==> flow/design.v <==
`timescale 1ns / 1ps
module uart_fifo #(
	parameter DATA_WIDTH = 8,
	parameter DATA_DEPTH = 8
)
(
	input wire aclk,
	input wire aresetn,
	input wire [DATA_WIDTH-1:0]s_axis_tdata,
	input wire s_axis_tvalid,
	output wire s_axis_tready,
	output wire [DATA_WIDTH-1:0]m_axis_tdata,
	output wire m_axis_tvalid,
	input wire m_axis_tready,
	output wire almost_empty,
	output wire almost_full
);
function integer clogb2;
    input [31:0]value;
    begin
        value = value - 1;
        for (clogb2 = 0; value > 0; clogb2 = clogb2 + 1) begin
            value = value >> 1;
        end
    end
endfunction
localparam RWIDTH = clogb2(DATA_DEPTH);
localparam CWIDTH = RWIDTH+1;
reg [DATA_WIDTH-1:0]data[DATA_DEPTH-1:0];
reg [RWIDTH-1:0]head;
reg [RWIDTH-1:0]tail;
reg [CWIDTH-1:0]count;
reg tready;
reg [DATA_WIDTH-1:0]tdata;
reg tvalid;
reg aempty;
reg afull;
wire wr_valid;
wire rd_valid;
integer i;
assign s_axis_tready = tready;
assign m_axis_tdata = tdata;
assign m_axis_tvalid = tvalid;
assign wr_valid = s_axis_tvalid & s_axis_tready;
assign rd_valid = m_axis_tvalid & m_axis_tready;
assign almost_empty = aempty;
assign almost_full = afull; 
always @(posedge aclk) begin
	if (aresetn == 1'b0) begin
		for (i = 0; i < DATA_DEPTH-1; i = i + 1) begin
			data[i] <= 0;
		end
		head <= 0;
		tail <= 0;
		count <= 0;
	end else begin
		case ({wr_valid,rd_valid})
		2'b00: begin
			head <= head;
			tail <= tail;
			count <= count;
		end
		2'b01: begin
			head <= head;
			tail <= tail + 1;
			count <= count - 1;
		end
		2'b10: begin
			data[head] <= s_axis_tdata;
			head <= head + 1;
			tail <= tail;
			count <= count + 1;
		end
		2'b11: begin
			data[head] <= s_axis_tdata;
			head <= head + 1;
			tail <= tail + 1;
			count <= count;
		end
		endcase
	end
end
always @(*) begin
	if (aresetn == 1'b0) begin
		tready <= 1'b0;
		tdata <= 0;
		tvalid <= 1'b0;
	end else begin
		tready <= (count < DATA_DEPTH) ? 1'b1 : 1'b0;
		tdata <= data[tail];
		tvalid <= (count > 0) ? 1'b1 : 1'b0;
	end
end
always @(*) begin
	if (aresetn == 1'b0) begin
		aempty <= 1'b0;
		afull <= 1'b0;
	end else begin
		aempty <= (count <= 1) ? 1'b1 : 1'b0;
		afull <= (count >= (DATA_DEPTH - 1)) ? 1'b1 : 1'b0;
	end
end
endmodule
`timescale 1ns / 1ps
module uart_prescaler
(
	input wire clk,
	input wire rst,
	input wire en,
	input wire [15:0]div,
	output wire stb,
	output wire half
);
reg [15:0]cnt;
reg stb_out;
reg half_out;
assign stb = stb_out;
assign half = half_out;
always @(posedge clk) begin
	if (rst == 1'b1) begin
		cnt <= 0;
	end else begin
		if (en == 1'b1) begin
			if (cnt == (div - 1)) begin
				cnt <= 0;
			end else begin
				cnt <= cnt + 1;
			end 
		end else begin
			cnt <= 0;
		end
	end
end
always @(*) begin
	if (rst == 1'b1) begin
		stb_out <= 1'b0;
	end else begin
		stb_out <= (cnt == (div - 1)) ? 1'b1 : 1'b0;
	end
end
always @(*) begin
	if (rst == 1'b1) begin
		half_out <= 1'b0;
	end else begin
		half_out <= (cnt == ({1'b0,div[15:1]} - 1)) ? 1'b1 : 1'b0;
	end
end
endmodule
`timescale 1ns / 1ps
module uart_rx #(
	parameter BAUD_PRESCALER = 12,	
	parameter PARITY = 0,
	parameter BYTE_SIZE = 8,
	parameter STOP_BITS = 0,
	parameter FIFO_DEPTH = 16
)
(
	input wire aclk,
	input wire aresetn,
	input wire [23:0]s_axis_config_tdata,
	input wire s_axis_config_tvalid,
	output wire s_axis_config_tready,
	output wire [15:0]m_axis_tdata,
	output wire [0:0]m_axis_tuser,
	output wire m_axis_tvalid,
	input wire m_axis_tready,
	input wire rxd,
	output wire rtsn
);
localparam STATE_IDLE = 0;
localparam STATE_START = 1;
localparam STATE_BYTE = 2;
localparam STATE_PAR = 3;
localparam STATE_STOP = 4;
localparam STATE_END = 5;
localparam PARITY_NONE = 3'd0;
localparam PARITY_EVEN = 3'd1;
localparam PARITY_ODD = 3'd2;
localparam PARITY_MARK = 3'd3;
localparam PARITY_SPACE = 3'd4;
localparam STOP_BITS_ONE = 1'd0;
localparam STOP_BITS_TWO = 1'd1;
reg [3:0]state;
reg [15:0]prescaler;
reg [2:0]parity;
reg [3:0]byte_size;
reg [0:0]stop_bits;
reg pre_en;
wire pre_stb;
wire pre_half;
reg [15:0]s_data;
reg s_valid;
wire s_ready;
reg [15:0]rx_data;
reg rx_par;
reg rx_par_rcv;
reg [7:0]byte_cnt;
reg [15:0]bit_cnt;
reg bit_rec;
reg parity_error;
wire afull;
(* IOB = "TRUE" *) reg rxd_in;
(* IOB = "TRUE" *) reg rtsn_out;
wire rx_fall;
wire rx_rise;
assign s_axis_config_tready = (state == STATE_IDLE) ? 1'b1 : 1'b0;
assign rtsn = rtsn_out;
always @(posedge aclk) begin
	if (aresetn == 1'b0) begin
		prescaler <= BAUD_PRESCALER;
		parity <= PARITY;
		byte_size <= BYTE_SIZE;
		stop_bits <= STOP_BITS;
	end else begin
		if ((s_axis_config_tvalid == 1'b1) && (s_axis_config_tready == 1'b1)) begin
			prescaler <= s_axis_config_tdata[15:0];
			parity <= s_axis_config_tdata[18:16];
			byte_size <= s_axis_config_tdata[22:19];
			stop_bits <= s_axis_config_tdata[23];
		end
	end
end
always @(posedge aclk) begin
	if (aresetn == 1'b0) begin
		rxd_in <= 1'b0;
		rtsn_out <= 1'b1;
	end else begin
		rxd_in <= rxd;
		rtsn_out <= (afull) ? 1'b1 : 1'b0;
	end
end
always @(posedge aclk) begin
	if (aresetn == 1'b0) begin
		bit_cnt <= 0;
	end else begin
		if (state != STATE_IDLE) begin
			if (pre_stb == 1'b1) begin
				bit_cnt <= 0;
			end else begin
				bit_cnt <= bit_cnt + rxd_in;
			end
		end else begin
			bit_cnt <= 0;
		end
	end
end
always @(*) begin
	if (aresetn == 1'b0) begin
		bit_rec <= 1'b0;
	end else begin
		bit_rec <= (bit_cnt >= {1'b0,prescaler[15:1]}) ? 1'b1 : 1'b0;
	end
end
always @(posedge aclk) begin
	if (aresetn == 1'b0) begin
		pre_en <= 1'b0;
		s_data <= 0;
		s_valid <= 1'b0;
		rx_data <= 0;
		byte_cnt <= 0;
		rx_par_rcv <= 1'b0;
		state <= STATE_IDLE;
	end else begin
		case (state)
		STATE_IDLE: begin
			if (rx_fall == 1'b1) begin
				pre_en <= 1'b1;
				state <= STATE_START;
			end else begin
				pre_en <= 1'b0;
			end
		end
		STATE_START: begin
			if (pre_stb == 1'b1) begin
				if (bit_rec == 1'b0) begin
					byte_cnt <= 0;
					rx_data <= 0;
					state <= STATE_BYTE;
				end else begin
					state <= STATE_IDLE;
				end
			end
		end
		STATE_BYTE: begin
			if (pre_stb == 1'b1) begin
				rx_data[byte_cnt] <= bit_rec;
				if (byte_cnt == (byte_size - 1)) begin
					if (parity == PARITY_NONE) begin
						state <= STATE_STOP;
					end else begin
						state <= STATE_PAR;
					end
				end else begin
					byte_cnt <= byte_cnt + 1;
				end
			end
		end
		STATE_PAR: begin
			if (pre_stb == 1'b1) begin
				rx_par_rcv <= bit_rec;
				state <= STATE_STOP;
			end
		end
		STATE_STOP: begin
			if (pre_half == 1'b1) begin
				state <= STATE_END;
			end
		end
		STATE_END: begin
			if (s_valid == 1'b0) begin
				s_valid <= 1'b1;
				s_data <= rx_data;
				if (rx_par != rx_par_rcv) begin
					parity_error <= 1'b1;
				end else begin
					parity_error <= 1'b0;
				end
			end else begin
				s_valid <= 1'b0;
				if (s_ready == 1'b1) begin
				end else begin
				end
				state <= STATE_IDLE;
			end
			pre_en <= 1'b0;
		end
		endcase
	end
end
always @(posedge aclk) begin
	if (aresetn == 1'b0) begin
		rx_par <= 1'b0;
	end else begin
		case (state)
		STATE_BYTE: begin
			if (pre_stb == 1'b1) begin
				case (parity)
				PARITY_EVEN: rx_par <= rx_par + bit_rec;
				PARITY_ODD: rx_par <= rx_par + bit_rec;
				default: rx_par <= rx_par;
				endcase
			end
		end
		STATE_PAR: begin
			rx_par <= rx_par;
		end
		STATE_STOP: begin
			rx_par <= rx_par;
		end
		default: begin
			case (parity)
			PARITY_EVEN: rx_par <= 1'b0;
			PARITY_ODD: rx_par <= 1'b1;
			PARITY_MARK: rx_par <= 1'b1;
			PARITY_SPACE: rx_par <= 1'b0;
			endcase
		end
		endcase
	end
end
uart_fifo #(
	.DATA_WIDTH(16+1),
	.DATA_DEPTH(FIFO_DEPTH)
) fifo_sync_inst (
	.aclk(aclk),
	.aresetn(aresetn),
	.s_axis_tdata({parity_error,s_data}),
	.s_axis_tvalid(s_valid),
	.s_axis_tready(s_ready),
	.m_axis_tdata({m_axis_tuser,m_axis_tdata}),
	.m_axis_tvalid(m_axis_tvalid),
	.m_axis_tready(m_axis_tready),
	.almost_full(afull)
);
uart_prescaler prescaler_inst (
	.clk(aclk),
	.rst(~aresetn),
	.en(pre_en),
	.div(prescaler),	
	.stb(pre_stb),
	.half(pre_half)
);
edge_detect #(
	.ZERO_DELAY("TRUE")
) edge_detect_inst (
	.clk(aclk),
	.sig(rxd_in),
	.fall(rx_fall),
	.rise(rx_rise)
);
endmodule
module edge_detect #(
	parameter ZERO_DELAY = "FALSE"
)
(
	input wire clk,
	input wire sig,
	output wire fall,
	output wire rise
);
reg [1:0]sig_ff;
reg fall_out;
reg rise_out;
assign fall = fall_out;
assign rise = rise_out;
always @(posedge clk) begin
	sig_ff[0] <= sig;
	sig_ff[1] <= sig_ff[0];
end
generate if (ZERO_DELAY == "FALSE") begin
	always @(posedge clk) begin
		if (sig_ff[0] & ~sig_ff[1]) begin
			rise_out <= 1'b1;
		end else begin
			rise_out <= 1'b0;
		end
		if (~sig_ff[0] & sig_ff[1]) begin
			fall_out <= 1'b1;
		end else begin
			fall_out <= 1'b0;
		end
	end
end else begin
	always @(sig, sig_ff[0]) begin
		rise_out <= sig & ~sig_ff[0];
		fall_out <= ~sig & sig_ff[0];
	end
end endgenerate
endmodule
`timescale 1ns / 1ps
module uart_tx #(
	parameter BAUD_PRESCALER = 12,
	parameter PARITY = 0,
	parameter BYTE_SIZE = 8,
	parameter STOP_BITS = 0,
	parameter FIFO_DEPTH = 16
)
(
	input wire aclk,
	input wire aresetn,
	input wire [23:0]s_axis_config_tdata,
	input wire s_axis_config_tvalid,
	output wire s_axis_config_tready,
	input wire [15:0]s_axis_tdata,
	input wire s_axis_tvalid,
	output wire s_axis_tready,
	output wire txd,
	input wire ctsn 
);
localparam PARITY_NONE = 3'd0;
localparam PARITY_EVEN = 3'd1;
localparam PARITY_ODD = 3'd2;
localparam PARITY_MARK = 3'd3;
localparam PARITY_SPACE = 3'd4;
localparam STOP_BITS_ONE = 1'd0;
localparam STOP_BITS_TWO = 1'd1;
localparam STATE_IDLE = 0;
localparam STATE_START = 1;
localparam STATE_BYTE = 2;
localparam STATE_PAR = 3;
localparam STATE_STOP = 4;
localparam STATE_END = 5;
reg [3:0]state;
reg [15:0]prescaler;
reg [2:0]parity;
reg [3:0]byte_size;
reg [0:0]stop_bits;
wire [15:0]m_data;
wire m_valid;
reg m_ready;
reg [15:0]counter;
reg pre_en;
wire pre_stb;
reg [15:0]tx_data;
reg tx_par;
(* IOB = "TRUE" *) reg txd_out;
assign txd = txd_out;
assign s_axis_config_tready = (state == STATE_IDLE) ? 1'b1 : 1'b0;
always @(posedge aclk) begin
	if (aresetn == 1'b0) begin
		prescaler <= BAUD_PRESCALER;
		parity <= PARITY;
		byte_size <= BYTE_SIZE;
		stop_bits <= STOP_BITS;
	end else begin
		if ((s_axis_config_tvalid == 1'b1) && (s_axis_config_tready == 1'b1)) begin
			prescaler <= s_axis_config_tdata[15:0];
			parity <= s_axis_config_tdata[18:16];
			byte_size <= s_axis_config_tdata[22:19];
			stop_bits <= s_axis_config_tdata[23];
		end
	end
end
always @(posedge aclk) begin
	if (aresetn <= 1'b0) begin
		txd_out <= 1'b0;
	end else begin
		case (state)
		STATE_IDLE: begin
			txd_out <= 1'b1;
		end
		STATE_START: begin
			txd_out <= 1'b0;
		end
		STATE_BYTE: begin
			txd_out <= tx_data[0];
		end
		STATE_PAR: begin
			txd_out <= tx_par;
		end
		STATE_STOP: begin
			txd_out <= 1'b1;
		end
		STATE_END: begin
			txd_out <= 1'b1;
		end
		default: begin
			txd_out <= 1'b1;
		end
		endcase
	end
end
always @(posedge aclk) begin
	if (aresetn == 1'b0) begin
		pre_en <= 1'b0;
		m_ready <= 1'b0;
		tx_data <= 0;
		counter <= 0;
		state <= STATE_IDLE;
	end else begin
		case (state)
		STATE_IDLE: begin
			if (m_ready == 1'b0) begin
				if (ctsn == 1'b0) begin
					m_ready <= 1'b1;
				end
			end else begin
				if (m_valid == 1'b1) begin
					m_ready <= 1'b0;
					tx_data <= m_data;
					counter <= 0;
					pre_en <= 1'b1;
					state <= STATE_START;
				end
			end
		end
		STATE_START: begin
			if (pre_stb == 1'b1) begin
				state <= STATE_BYTE;
			end
		end
		STATE_BYTE: begin
			if (pre_stb == 1'b1) begin
				tx_data[14:0] <= tx_data[15:1];
				if (counter == (byte_size - 1)) begin
					counter <= 0;
					if (parity == PARITY_NONE) begin
						state <= STATE_STOP;
					end else begin
						state <= STATE_PAR;
					end
				end else begin
					counter <= counter + 1;
				end
			end
		end
		STATE_PAR: begin
			if (pre_stb == 1'b1) begin
				state <= STATE_STOP;
			end
		end
		STATE_STOP: begin
			if (pre_stb == 1'b1) begin
				case (stop_bits)
				STOP_BITS_ONE: begin
					state <= STATE_END;
				end
				STOP_BITS_TWO: begin
					if (counter == 1) begin
						counter <= 0;
						state <= STATE_END;
					end else begin
						counter <= counter + 1;
					end
				end
				endcase
			end
		end
		STATE_END: begin
			if (m_ready == 1'b0) begin
				pre_en <= 1'b0;
				m_ready <= 1'b1;
			end else begin
				m_ready <= 1'b0;
				if (m_valid == 1'b1) begin
					tx_data <= m_data;
					pre_en <= 1'b1;
					state <= STATE_START;
				end else begin
					state <= STATE_IDLE;
				end
			end
		end
		default: begin
			state <= STATE_IDLE;
		end		
		endcase
	end
end
always @(posedge aclk) begin
	if (aresetn == 1'b0) begin
		tx_par <= 1'b0;
	end else begin
		case (state)
		STATE_BYTE: begin
			if (pre_stb == 1'b1) begin
				case (parity)
				PARITY_EVEN: tx_par <= tx_par + tx_data[0];
				PARITY_ODD: tx_par <= tx_par + tx_data[0];
				default: tx_par <= tx_par;
				endcase
			end
		end
		STATE_PAR: begin
			tx_par <= tx_par;
		end
		default: begin
			case (parity)
			PARITY_EVEN: tx_par <= 1'b0;
			PARITY_ODD: tx_par <= 1'b1;
			PARITY_MARK: tx_par <= 1'b1;
			PARITY_SPACE: tx_par <= 1'b0;
			endcase
		end
		endcase
	end
end
uart_fifo #(
	.DATA_WIDTH(16),
	.DATA_DEPTH(FIFO_DEPTH)
) fifo_sync_inst (
	.aclk(aclk),
	.aresetn(aresetn),
	.s_axis_tdata(s_axis_tdata),
	.s_axis_tvalid(s_axis_tvalid),
	.s_axis_tready(s_axis_tready),
	.m_axis_tdata(m_data),
	.m_axis_tvalid(m_valid),
	.m_axis_tready(m_ready)
);
uart_prescaler prescaler_inst (
	.clk(aclk),
	.rst(~aresetn),
	.en(pre_en),
	.div(prescaler),	
	.stb(pre_stb)
);
endmodule
`timescale 1ns / 1ps
module axis_uart_v1_0 #(
	parameter integer BAUD_PRESCALER = 10,	 
	parameter integer PARITY = 0, 			 
	parameter integer BYTE_SIZE = 8, 		 
	parameter integer STOP_BITS = 0, 		 
	parameter integer FIFO_DEPTH = 16,		 
	parameter integer FLOW_CONTROL = 1,		 
	parameter integer DYNAMIC_CONFIG = 1	 
)
(
	input wire aclk,
	input wire aresetn,
	input wire [23:0]s_axis_config_tdata,	 
	input wire s_axis_config_tvalid,
	output wire s_axis_config_tready,
	input wire [15:0]s_axis_tdata,
	input wire s_axis_tvalid,
	output wire s_axis_tready,
	output wire [15:0]m_axis_tdata,
	output wire m_axis_tuser,				 
	output wire m_axis_tvalid,
	input wire m_axis_tready,
	output wire tx,
	input wire rx,
	output wire rts,						 
	input wire cts							 
);
wire s_axis_config_tx_tready;
wire s_axis_config_rx_tready;
assign s_axis_config_tready = (DYNAMIC_CONFIG) ? s_axis_config_tx_tready & s_axis_config_rx_tready : 1'b0;
uart_tx #(
	.BAUD_PRESCALER(BAUD_PRESCALER),
	.PARITY(PARITY),
	.BYTE_SIZE(BYTE_SIZE),
	.STOP_BITS(STOP_BITS),
	.FIFO_DEPTH(FIFO_DEPTH)
) uart_tx_inst (
	.aclk(aclk),
	.aresetn(aresetn),
	.s_axis_config_tdata(s_axis_config_tdata),
	.s_axis_config_tvalid((DYNAMIC_CONFIG) ? (s_axis_config_tvalid & s_axis_config_rx_tready) : 1'b0),
	.s_axis_config_tready(s_axis_config_tx_tready),
	.s_axis_tdata(s_axis_tdata),
	.s_axis_tvalid(s_axis_tvalid),
	.s_axis_tready(s_axis_tready),
	.txd(tx),
	.ctsn(FLOW_CONTROL ? cts : 1'b0)
);
uart_rx #(
	.BAUD_PRESCALER(BAUD_PRESCALER),
	.PARITY(PARITY),
	.BYTE_SIZE(BYTE_SIZE),
	.STOP_BITS(STOP_BITS),
	.FIFO_DEPTH(FIFO_DEPTH)
) uart_rx_inst (
	.aclk(aclk),
	.aresetn(aresetn),
	.s_axis_config_tdata(s_axis_config_tdata),
	.s_axis_config_tvalid((DYNAMIC_CONFIG) ? (s_axis_config_tvalid & s_axis_config_tx_tready) : 1'b0),
	.s_axis_config_tready(s_axis_config_rx_tready),
	.m_axis_tdata(m_axis_tdata),
	.m_axis_tuser(m_axis_tuser),
	.m_axis_tvalid(m_axis_tvalid),
	.m_axis_tready(m_axis_tready),
	.rxd(rx),
	.rtsn(rts)
);
endmodule
# [Tool chain data of axis_uart_v1_0]
# Tool output for the design above, in the order of the flow.
# Lines are those of the file above, counted from 1.
# Operators carry their Yosys type and port widths (W data, S select, Z words).
# A cell with - has no value.
[setup] top_module="axis_uart_v1_0" clk_port="aclk" cell_library="sky130hd" corner="tt_025C_1v80"

# [Word-level counts]
# Source: Yosys, flattened and elaborated, memories not mapped. Widths are those after wreduce. Print and check cells do not count.
# Memory sizes are those after Yosys's memory passes, which may raise the word count (mostly to a power of two), join words into wider ones and drop unused or constant bits.
[word_totals] ff_bits=213 mem_bits_rw=528 n_memories=2 input_bits=47 output_inout_bits=22 wordCells=323
[classes] addsub=21 n_cmp=7 equal=58 n_shift=2 mux=120 n_logic=22 reduce_and_logical=55
[mem_list] memory="uart_rx_inst.fifo_sync_inst.data" size=16 width=17 line=29 rtl="reg [DATA_WIDTH-1:0]data[DATA_DEPTH-1:0];"
[mem_list] memory="uart_tx_inst.fifo_sync_inst.data" size=16 width=16 line=29
[ops] cell="$mux W16" count=15
[ops] cell="$eq A16 B32 Y1" count=4
[ops] cell="$mux W17" count=6
[ops] cell="$mux W4" count=24
[ops] cell="$add A16 B1 Y16 const B" count=3
[ops] cell="$pmux W16 S3" count=1
[ops] cell="$pmux W4 S6" count=2
[ops] cell="$mux W15" count=3
[ops] cell="$mux W1" count=44
[ops] cell="$reduce_or A2 Y1" count=18
[ops] cell="$sub A16 B1 Y17 const B" count=2
[ops] cell="$eq A8 B32 Y1" count=1
[ops] cell="$pmux W16 S2" count=1
[ops] cell="$mux W8" count=4
[ops] cell="$ne A2 B2 Y1 const B" count=15
[ops] cell="$pmux W15 S2" count=1
[ops] cell="$pmux W1 S2" count=11
[ops] cell="$reduce_or A3 Y1" count=7
[ops] cell="$ne A2 B1 Y1 const B" count=10
[ops] cell="$pmux W5 S2" count=2
[ops] cell="$shift A1 B9 Y16" count=1
[ops] cell="$shift A1 B9 Y16 const A" count=1
[ops] cell="$sub A15 B1 Y16 const B" count=1
[ops] cell="$add A16 B1 Y16" count=1
[ops] cell="$eq A16 B1 Y1 const B" count=1
[ops] cell="$ge A16 B15 Y1" count=1
[ops] cell="$and A16 B16 Y16" count=1
[ops] cell="$or A16 B16 Y16" count=1
# Not listed: further kinds 46, cells in them 103.

# [Longest topological paths]
# Yosys ltp: most cells in a row. Word level: on the elaborated netlist, between registers, memories and ports. Mapped: between sequential cells and ports; inverters and the memories' decode and read muxes count.
[depth] depth_word=9 ABC_AREA=0 mapped_depth=15 ltp_nobuf=13

# [After synthesis]
# The flow's flattened synthesis, as Yosys stat reports it; memories are mapped. The netlist is that of the ABC_AREA named above (0 if unset); the other value can give another one.
[synth_totals] cells=2918 synth_area_um2=35871.9 seqArea_um2=20309.5 flip_flops=750 buffers=201
[types] cell="sky130_fd_sc_hd__edfxtp_1" count=529 area_total_um2=1.59E+04
[types] cell="sky130_fd_sc_hd__dfxtp_1" count=221 area_total_um2=4.42E+03
[types] cell="sky130_fd_sc_hd__mux4_2" count=165 area_total_um2=3.72E+03
[types] cell="sky130_fd_sc_hd__and2_1" count=526 area_total_um2=3.29E+03
[types] cell="sky130_fd_sc_hd__nand2_1" count=205 area_total_um2=769.488
[types] cell="sky130_fd_sc_hd__a21oi_1" count=138 area_total_um2=690.662
[types] cell="sky130_fd_sc_hd__ha_1" count=54 area_total_um2=675.648
[types] cell="sky130_fd_sc_hd__nor2_1" count=170 area_total_um2=638.112
[types] cell="sky130_fd_sc_hd__xnor2_1" count=71 area_total_um2=621.846
[types] cell="sky130_fd_sc_hd__clkbuf_1" count=161 area_total_um2=604.33
[types] cell="sky130_fd_sc_hd__xor2_1" count=60 area_total_um2=525.504
[types] cell="sky130_fd_sc_hd__o21ai_0" count=69 area_total_um2=345.331
[types] cell="sky130_fd_sc_hd__nand4_1" count=52 area_total_um2=325.312
[types] cell="sky130_fd_sc_hd__nand3_1" count=56 area_total_um2=280.269
[types] cell="sky130_fd_sc_hd__inv_1" count=70 area_total_um2=262.752
[types] cell="sky130_fd_sc_hd__mux2i_1" count=25 area_total_um2=250.24
[types] cell="sky130_fd_sc_hd__or3_1" count=27 area_total_um2=168.912
[types] cell="sky130_fd_sc_hd__nor3_1" count=32 area_total_um2=160.154
# Other cell types: 68; their cells: 287.
# The figures by module come from a second, unflattened synthesis with its own total; it is not the netlist above.
[hier_totals] cells_unflattened=3345 hier_area_um2=37464.7
# Rows give one instance, submodules left out.
[by_module] module="uart_fifo" instances=1 cells=973 mod_area_um2=13518.0 seq_area_um2=8508.2
[by_module] module="uart_fifo" instances=1 cells=925 mod_area_um2=12677.2 seq_area_um2=8027.7
[by_module] module="uart_rx" instances=1 cells=596 mod_area_um2=4719.5 seq_area_um2=1791.7
[by_module] module="uart_prescaler" instances=2 cells=231 mod_area_um2=1746.7 seq_area_um2=320.3
[by_module] module="uart_tx" instances=1 cells=383 mod_area_um2=3002.9 seq_area_um2=1321.3
[by_module] module="edge_detect" instances=1 cells=3 mod_area_um2=35.0 seq_area_um2=20.0
[by_module] module="axis_uart_v1_0" instances=1 cells=3 mod_area_um2=18.8 seq_area_um2=0.0

# [Timing after synthesis]
# Path of least setup slack by OpenSTA after synthesis, without wires, with an ideal clock, recovery checks aside; 20% of the period is set as input and as output delay. Where synthesis merged equal registers, the netlist keeps one of their names.
[synth_timing] path_kind="input port to flip-flop" from="input port aresetn" to="memory uart_rx_inst.fifo_sync_inst.data[4][0]" period_ns=8.0 in_delay_ns=1.600 setup_time_ns=0.415 t_first_pin_ns=1.600 arrival_ns=4.286 required_ns=7.585 setup_slack_ns=3.299 delay_ns=3.101 stages=11 n_path_buf=2 synth_period_reached_ns=4.701
# "delay_ns" = arrival - input delay + setup time.
# "stages" counts driving pins, that of a launching flip-flop among them; a cell with two outputs on the path counts twice.
# "synth_period_reached_ns" is the clock period less the worst setup slack; recovery checks do not enter. This is arithmetic on one report: input and output delays are still those of the set period (20% each).
# The rows between start and end are the longest chain of elaborated cells between them; the timing report does not say that the signal goes this way. Where chains are equally long, one stands for them.
# Each line given opens the expression or statement behind the cell; cells for indexed reads and writes are added by Yosys, which also makes memories of some case tables.
# Only ways into the end's enable, where the timed path ends, are counted here.
[synth_via] path_cell_list="sky130_fd_sc_hd__inv_1 sky130_fd_sc_hd__clkbuf_1 sky130_fd_sc_hd__a21oi_1 sky130_fd_sc_hd__and2_1 sky130_fd_sc_hd__clkbuf_1 sky130_fd_sc_hd__inv_1 sky130_fd_sc_hd__ha_1 sky130_fd_sc_hd__nor2_1 sky130_fd_sc_hd__nor2_1 sky130_fd_sc_hd__nand2_1 sky130_fd_sc_hd__o21ai_0" elab_chain_cells=7 cone_cells=16 lines_between=5 classes_between="eq/ne (3); mux (7); logic (3); reduce/logical (3)"
[synth_lines] item="from (decl)" line=671 rtl="input wire aresetn,"
[synth_lines] item="$mux W1" line=84 rtl="if (aresetn == 1'b0) begin"
[synth_lines] item="$and A1 B1 Y1" line=45 rtl="assign rd_valid = m_axis_tvalid & m_axis_tready;"
[synth_lines] item="$eq A2 B2 Y1" line=57 rtl="case ({wr_valid,rd_valid})"
[synth_lines] item="$reduce_or A3 Y1"
[synth_lines] item="$pmux W1 S2" line=57
[synth_lines] item="$mux W1" line=49 rtl="if (aresetn == 1'b0) begin"
[synth_lines] item="$or A1 B1 Y1"
[synth_lines] item="to (decl)" line=29 rtl="reg [DATA_WIDTH-1:0]data[DATA_DEPTH-1:0];"
# Nets of the timed path that keep an RTL name, with a line that drives or declares them; the list need not be complete.
[synth_named_nets] net="m_axis_tvalid" line=84

# [Worst path after layout]
# Path of least setup slack in the final report of stored run 1 (OpenROAD, finished layout, wires in). Where an end is a register, its clock arrival counts in the times.
[layout_timing] path_kind="input port to output port" from="input port aresetn" to="output port m_axis_tuser" period_ns=4.96 in_delay_ns=0.99 output_delay_ns=0.99 t_first_pin_ns=0.99 arrival_ns=3.63 required_ns=3.97 setup_slack_ns=0.34 stages=6 n_path_buf=5
# The rows between start and end are the longest chain of elaborated cells between them; the timing report does not say that the signal goes this way. Where chains are equally long, one stands for them.
[layout_via] path_cell_list="sky130_fd_sc_hd__clkdlybuf4s50_1 sky130_fd_sc_hd__buf_2 sky130_fd_sc_hd__clkbuf_4 sky130_fd_sc_hd__clkbuf_4 sky130_fd_sc_hd__and2_1 sky130_fd_sc_hd__clkdlybuf4s50_1" elab_chain_cells=1 cone_cells=1 lines_between=1 classes_between="mux (1)"
[layout_lines] item="from (decl)" line=671 rtl="input wire aresetn,"
[layout_lines] item="$mux W17" line=84 rtl="if (aresetn == 1'b0) begin"
[layout_lines] item="to (decl)" line=679 rtl="output wire m_axis_tuser,"

Appendix: measured runs

Measured results for axis_uart_v1_0: 3 stored runs of the Yosys and OpenROAD flow on sky130hd. The settings differ; the order carries no meaning. The constraints put input and output delay at 20% of the set period each and load the outputs with 0.01 pF.
"period_less_ws_ns" is the run's clock period less its worst setup slack. It is reckoned from that one timing run; input and output delays stay at 20% of the period that was set.
"timing.worst_path_ns" means the part of the period allowed to the worst setup path (the constraints hold back 20% at inputs and 20% at outputs) less its slack; where the path has registers, the arrival times of their clocks count too.
"power_w": no workload was simulated; the value follows from the tool's default switching activity.

[flow] stored run 1: files
==> flow/run.sh <==
#!/bin/bash
# the make line also repeats the synthesis and layout settings of config.mk as NAME=value (left out here)
make -C /OpenROAD-flow-scripts/flow DESIGN_CONFIG=/design/flow/config.mk WORK_HOME=/design/flow/orfs CLKGATE_MAP_FILE= finish
==> flow/config.mk <==
export PLATFORM = sky130hd
export DESIGN_NAME = axis_uart_v1_0
export DESIGN_NICKNAME = axis_uart_v1_0
export VERILOG_FILES = /design/flow/design.v
export SDC_FILE = /design/flow/constraint.sdc
export NUM_CORES = 4
export LEC_CHECK = 0
export CAP_MARGIN = 20
export CELL_PAD_IN_SITES_GLOBAL_PLACEMENT = 2
export CORE_MARGIN = 2
export CORE_UTILIZATION = 52
export CTS_CLUSTER_SIZE = 60
export GPL_TIMING_DRIVEN = 0
export PLACE_DENSITY = 0.84
export SETUP_SLACK_MARGIN = 0.28
export SLEW_MARGIN = 30
==> flow/constraint.sdc <==
create_clock -name core_clock -period 4.96 [get_ports {aclk}]
set_input_delay 0.9920 -clock core_clock [delete_from_list [all_inputs] [get_ports {aclk}]]
set_output_delay 0.9920 -clock core_clock [all_outputs]
set_load 0.01 [all_outputs]

[flow] stored run 1: metrics
[metrics] total_negative_slack_ns = 0.000
[metrics] post_synth_area_um2 = 35871.9
[metrics] worst_setup_slack_ns = 0.340
[metrics] period_less_ws_ns = 4.620
[metrics] timing.worst_path_ns = 2.64
[metrics] path_kind = input port to output port
[metrics] power_w = 0.01635
[metrics] util_pct = 59.7
[metrics] total_die_area_um2 = 71102.2

[flow] stored run 2: files
==> flow/run.sh <==
#!/bin/bash
# the make line also repeats the synthesis and layout settings of config.mk as NAME=value (left out here)
make -C /OpenROAD-flow-scripts/flow DESIGN_CONFIG=/design/flow/config.mk WORK_HOME=/design/flow/orfs CLKGATE_MAP_FILE= finish
==> flow/config.mk <==
export PLATFORM = sky130hd
export DESIGN_NAME = axis_uart_v1_0
export DESIGN_NICKNAME = axis_uart_v1_0
export VERILOG_FILES = /design/flow/design.v
export SDC_FILE = /design/flow/constraint.sdc
export NUM_CORES = 4
export LEC_CHECK = 0
export ABC_AREA = 1
export CAP_MARGIN = 0
export CELL_PAD_IN_SITES_GLOBAL_PLACEMENT = 1
export CORE_ASPECT_RATIO = 1.59
export CORE_MARGIN = 2
export CORE_UTILIZATION = 22
export CTS_CLUSTER_DIAMETER = 136
export CTS_CLUSTER_SIZE = 60
export GPL_TIMING_DRIVEN = 0
export MAX_ROUTING_LAYER = met4
export MIN_ROUTING_LAYER = met1
export SLEW_MARGIN = 20
export TNS_END_PERCENT = 20
==> flow/constraint.sdc <==
create_clock -name core_clock -period 5.93 [get_ports {aclk}]
set_input_delay 1.1860 -clock core_clock [delete_from_list [all_inputs] [get_ports {aclk}]]
set_output_delay 1.1860 -clock core_clock [all_outputs]
set_load 0.01 [all_outputs]

[flow] stored run 2: metrics
[metrics] total_negative_slack_ns = 0.000
[metrics] post_synth_area_um2 = 35361.4
[metrics] worst_setup_slack_ns = 0.284
[metrics] period_less_ws_ns = 5.646
[metrics] timing.worst_path_ns = 4.46
[metrics] path_kind = input port to flip-flop
[metrics] power_w = 0.011773
[metrics] util_pct = 24.6
[metrics] total_die_area_um2 = 164042.0

[flow] stored run 3: files
==> flow/run.sh <==
#!/bin/bash
# the make line also repeats the synthesis and layout settings of config.mk as NAME=value (left out here)
make -C /OpenROAD-flow-scripts/flow DESIGN_CONFIG=/design/flow/config.mk WORK_HOME=/design/flow/orfs CLKGATE_MAP_FILE= finish
==> flow/config.mk <==
export PLATFORM = sky130hd
export DESIGN_NAME = axis_uart_v1_0
export DESIGN_NICKNAME = axis_uart_v1_0
export VERILOG_FILES = /design/flow/design.v
export SDC_FILE = /design/flow/constraint.sdc
export NUM_CORES = 4
export LEC_CHECK = 0
export CAP_MARGIN = 0
export CELL_PAD_IN_SITES_GLOBAL_PLACEMENT = 1
export CORE_ASPECT_RATIO = 1.49
export CORE_MARGIN = 2
export CORE_UTILIZATION = 22
export CTS_CLUSTER_DIAMETER = 302
export CTS_CLUSTER_SIZE = 60
export GPL_TIMING_DRIVEN = 0
export MAX_ROUTING_LAYER = met4
export MIN_ROUTING_LAYER = met2
export SLEW_MARGIN = 20
==> flow/constraint.sdc <==
create_clock -name core_clock -period 4.55 [get_ports {aclk}]
set_input_delay 0.9100 -clock core_clock [delete_from_list [all_inputs] [get_ports {aclk}]]
set_output_delay 0.9100 -clock core_clock [all_outputs]
set_load 0.01 [all_outputs]

[flow] stored run 3: metrics
[metrics] total_negative_slack_ns = 0.000
[metrics] post_synth_area_um2 = 35871.9
[metrics] worst_setup_slack_ns = 0.115
[metrics] period_less_ws_ns = 4.435
[metrics] timing.worst_path_ns = 2.62
[metrics] path_kind = input port to output port
[metrics] power_w = 0.014618
[metrics] util_pct = 25.2
[metrics] total_die_area_um2 = 166365.0
